==> flow/design.v <==
`timescale 1ns / 1ps
module RegisterBank(clk,writeEnabled,regAddress1,regAddress2,writeAddress,writeData,pc,dataOut1,dataOut2);
	input logic clk;
	input writeEnabled;  
	input logic [3:0] regAddress1;  
	input logic [3:0] regAddress2;  
	input logic [3:0] writeAddress;  
	input logic [31:0] writeData;  
	input logic [31:0] pc; 
	output logic [31:0] dataOut1;  
	output logic [31:0] dataOut2;  
	logic [31:0] regs [15:0];
	always_ff @(posedge clk) 
		begin
			for (int i = 0; i < 16; i++)
				if(writeEnabled && writeAddress == i) begin
					regs[i] <= writeData;  
				end
		end
	assign dataOut1 = (regAddress1 == 4'b1111) ? pc : regs[regAddress1];  
	assign dataOut2 = (regAddress2 == 4'b1111) ? pc : regs[regAddress2];  
endmodule
### Tool chain data of RegisterBank

The steps from the RTL of RegisterBank to its reports follow in flow order.
Line numbers count from 1 in the design file above.
Operators: Yosys type, input widths -> output width; for muxes data width and select width s.
Library cell names are shortened.
A cell with -- has no value.

| set-up | value |
|---|---|
| top | RegisterBank |
| clock port | clk |
| library | sky130hd |
| timing corner | tt_025C_1v80 |

### Word-level counts

Yosys after proc, flatten, opt, wreduce and memory -nomap, before mapping. Enables and synchronous resets that opt folds into registers are not counted as muxes. Print and check cells are not counted. Equal cells are merged and count once.

| storage and ports | value |
|---|---|
| bits in registers | 480 |
| word-level cells | 81 |

| operators by class | value |
|---|---|
| equality and inequality tests | 44 |
| mux-type cells | 4 |
| reduce/logical cells | 18 |

Operators with widths:

| cell | number |
|---|---|
| $pmux 32 s15 | 2 |
| $eq 4x4->1 const B | 23 |
| $mux 32 | 2 |
| $eq 4x3->1 const B | 12 |
| $eq 4x2->1 const B | 6 |
| $logic_and 1x1->1 | 15 |
| $eq 4x1->1 const B | 3 |
| $logic_not 4->1 | 3 |

### Depth

Longest topological path by Yosys (ltp), each cell counted once; first at word level (registers and memories cut), then after technology mapping (sequential cells cut; the memories' decode and read muxes count).

| depth | value |
|---|---|
| depth in word-level cells | 3 |
| ABC_AREA | 0 |
| gate-level depth with buffers | 9 |

### Synthesis result

Yosys stat after the flow's synthesis: flattened, memories mapped to cells. It holds for the ABC_AREA given above (unset counts as 0); a run with the other value may have another netlist.

Cell types:

| cell | number | area in all (µm²) |
|---|---|---|
| edfxtp_1 | 480 | 1.44E+04 |
| a22oi_1 | 150 | 1126.08 |
| mux2i_1 | 88 | 880.845 |
| o22ai_1 | 115 | 719.44 |
| a21oi_1 | 106 | 530.509 |
| a221oi_1 | 56 | 490.47 |
| o21ai_0 | 97 | 485.466 |
| nand2_1 | 120 | 450.432 |
| buf_2 | 77 | 385.37 |
| nor2_1 | 72 | 270.259 |
| a22o_1 | 30 | 262.752 |
| o221ai_1 | 30 | 262.752 |
| buf_6 | 20 | 225.216 |
| buf_4 | 25 | 187.68 |
| o22a_1 | 18 | 157.651 |
| mux2_2 | 13 | 146.39 |
| nor3_1 | 28 | 140.134 |
| nor2b_1 | 21 | 131.376 |

Not listed: further types 51, cells in them 277.

| synthesis totals | value |
|---|---|
| cells in the netlist | 1823 |
| synthesis area | 0.0231885 mm² |
| mapped flip-flops | 480 |
| buffers | 158 |

### Timing after synthesis

Path of least setup slack by OpenSTA after synthesis, without wires, with an ideal clock, recovery checks aside; 20% of the period is set as input and as output delay. Where synthesis merged equal registers, the netlist keeps one of their names.

| timing post-synthesis | value |
|---|---|
| path type | input to register |
| start point | input port writeAddress[3] |
| end point | register regs[0][0] |
| period | 5000 ps |
| setup time | 461 ps |
| time at the first pin | 1000 ps |
| data arrival time | 3720 ps |
| required time | 4539 ps |
| slack | 819 ps |
| delay of the path | 3181 ps |
| stages | 2 |
| buffers on the path | 0 |
| synthesis period reached | 4181 ps |

"delay of the path" = arrival - input delay + setup time.
"stages": output pins that drive a net of the path, with the launching flip-flop's if there is one; two outputs of one cell count as two.
"synthesis period reached" = period - worst setup slack (recovery checks aside). The figure is calculated, with input and output delays left at 20% of the set period.
Between the ends stands the longest chain of elaborated cells between them, by number of cells; it is not shown to be the way that was timed. Of several equally long chains one is given.
Each line given opens the expression or statement behind the cell; cells for indexed reads and writes are added by Yosys, which also makes memories of some case tables.

| between the ends, post-synthesis | value |
|---|---|
| path through | or3b_2 -> nor3_1 |
| cells in the longest elaborated chain | 2 |

Ends and longest elaborated chain, post-synthesis:

| item | line | RTL |
|---|---|---|
| start: declaration | 7 | `input logic [3:0] writeAddress;` |
| $logic_not 4->1 | 16 | `if(writeEnabled && writeAddress == i) begin` |
| $logic_and 1x1->1 | 16 |  |
| end: assignment | 17 | `regs[i] <= writeData;` |
| end: declaration | 12 | `logic [31:0] regs [15:0];` |

### Worst path after layout

From the final timing report of flow run 1: the path of least setup slack in the routed layout; clock arrival at registers is part of the times.
The report prints the path's times to 10 ps; the period is as set.

| timing after layout | value |
|---|---|
| path type | input to output |
| start point | input port regAddress1[1] |
| end point | output port dataOut1[8] |
| period | 6250 ps |
| time at the first pin | 1250 ps |
| data arrival time | 4420 ps |
| required time | 5000 ps |
| slack | 580 ps |
| stages | 7 |
| buffers on the path | 2 |

Between the ends stands the longest chain of elaborated cells between them, by number of cells; it is not shown to be the way that was timed. Of several equally long chains one is given.

| between the ends, after layout | value |
|---|---|
| path through | buf_4 -> inv_2 -> nand2_1 -> o22ai_1 -> nor4_1 -> nor2_1 -> clkdlybuf4s50_1 |
| cells in the longest elaborated chain | 3 |

Ends and longest elaborated chain, after layout:

| item | line | RTL |
|---|---|---|
| start: declaration | 5 | `input logic [3:0] regAddress1;` |
| $eq 4x4->1 | 20 | `assign dataOut1 = (regAddress1 == 4'b1111) ? pc : regs[regAddress1];` |
| $pmux 32 s15 | 20 |  |
| $mux 32 | 20 |  |
| end: declaration | 10 | `output logic [31:0] dataOut1;` |

==> results <==
Stored flow runs of RegisterBank (3 of them; Yosys, OpenROAD, sky130hd). They differ in their settings and are not a sequence. Constraints: input delay and output delay 20% of the set period each, output load 0.01 pF.
"achieved period" = clock period - worst setup slack. The figure is calculated, with input and output delays left at 20% of the set period.

#### Flow run 1

| setting | value |
|---|---|
| CORE_UTILIZATION | `40` |
| period_ns | `6.25` |
| CAP_MARGIN | `20` |
| CORE_MARGIN | `2` |
| SLEW_MARGIN | `20` |

| result | value |
|---|---|
| worst hold slack in the final report | 1538 ps |
| synthesized cell area | 0.0231885 mm² |
| standard-cell area after layout | 0.0273074 mm² |
| achieved period | 5672 ps |
| utilization in the final report | 0.475 |
| die area | 0.0599124 mm² |
| lowest setup slack | 578 ps |

#### Flow run 2

| setting | value |
|---|---|
| ABC_AREA | `1` |
| CELL_PAD_IN_SITES_DETAIL_PLACEMENT | `2` |
| CORE_ASPECT_RATIO | `1.19` |
| CORE_MARGIN | `10` |
| CORE_UTILIZATION | `22` |
| CTS_CLUSTER_DIAMETER | `262` |
| CTS_CLUSTER_SIZE | `78` |
| GPL_ROUTABILITY_DRIVEN | `1` |
| MIN_ROUTING_LAYER | `met1` |
| TNS_END_PERCENT | `50` |
| period_ns | `4.87` |
| CAP_MARGIN | `20` |
| SLEW_MARGIN | `20` |

| result | value |
|---|---|
| worst hold slack in the final report | 1220 ps |
| synthesized cell area | 0.0253506 mm² |
| standard-cell area after layout | 0.0297398 mm² |
| achieved period | 4786 ps |
| utilization in the final report | 0.26 |
| die area | 0.12926 mm² |
| lowest setup slack | 84 ps |

#### Flow run 3

| setting | value |
|---|---|
| CORE_UTILIZATION | `48` |
| period_ns | `4.88` |
| CAP_MARGIN | `20` |
| CORE_MARGIN | `2` |
| SLEW_MARGIN | `20` |

| result | value |
|---|---|
| worst hold slack in the final report | 1265 ps |
| synthesized cell area | 0.0231885 mm² |
| standard-cell area after layout | 0.0276503 mm² |
| achieved period | 4819 ps |
| utilization in the final report | 0.579 |
| die area | 0.0500842 mm² |
| lowest setup slack | 61 ps |
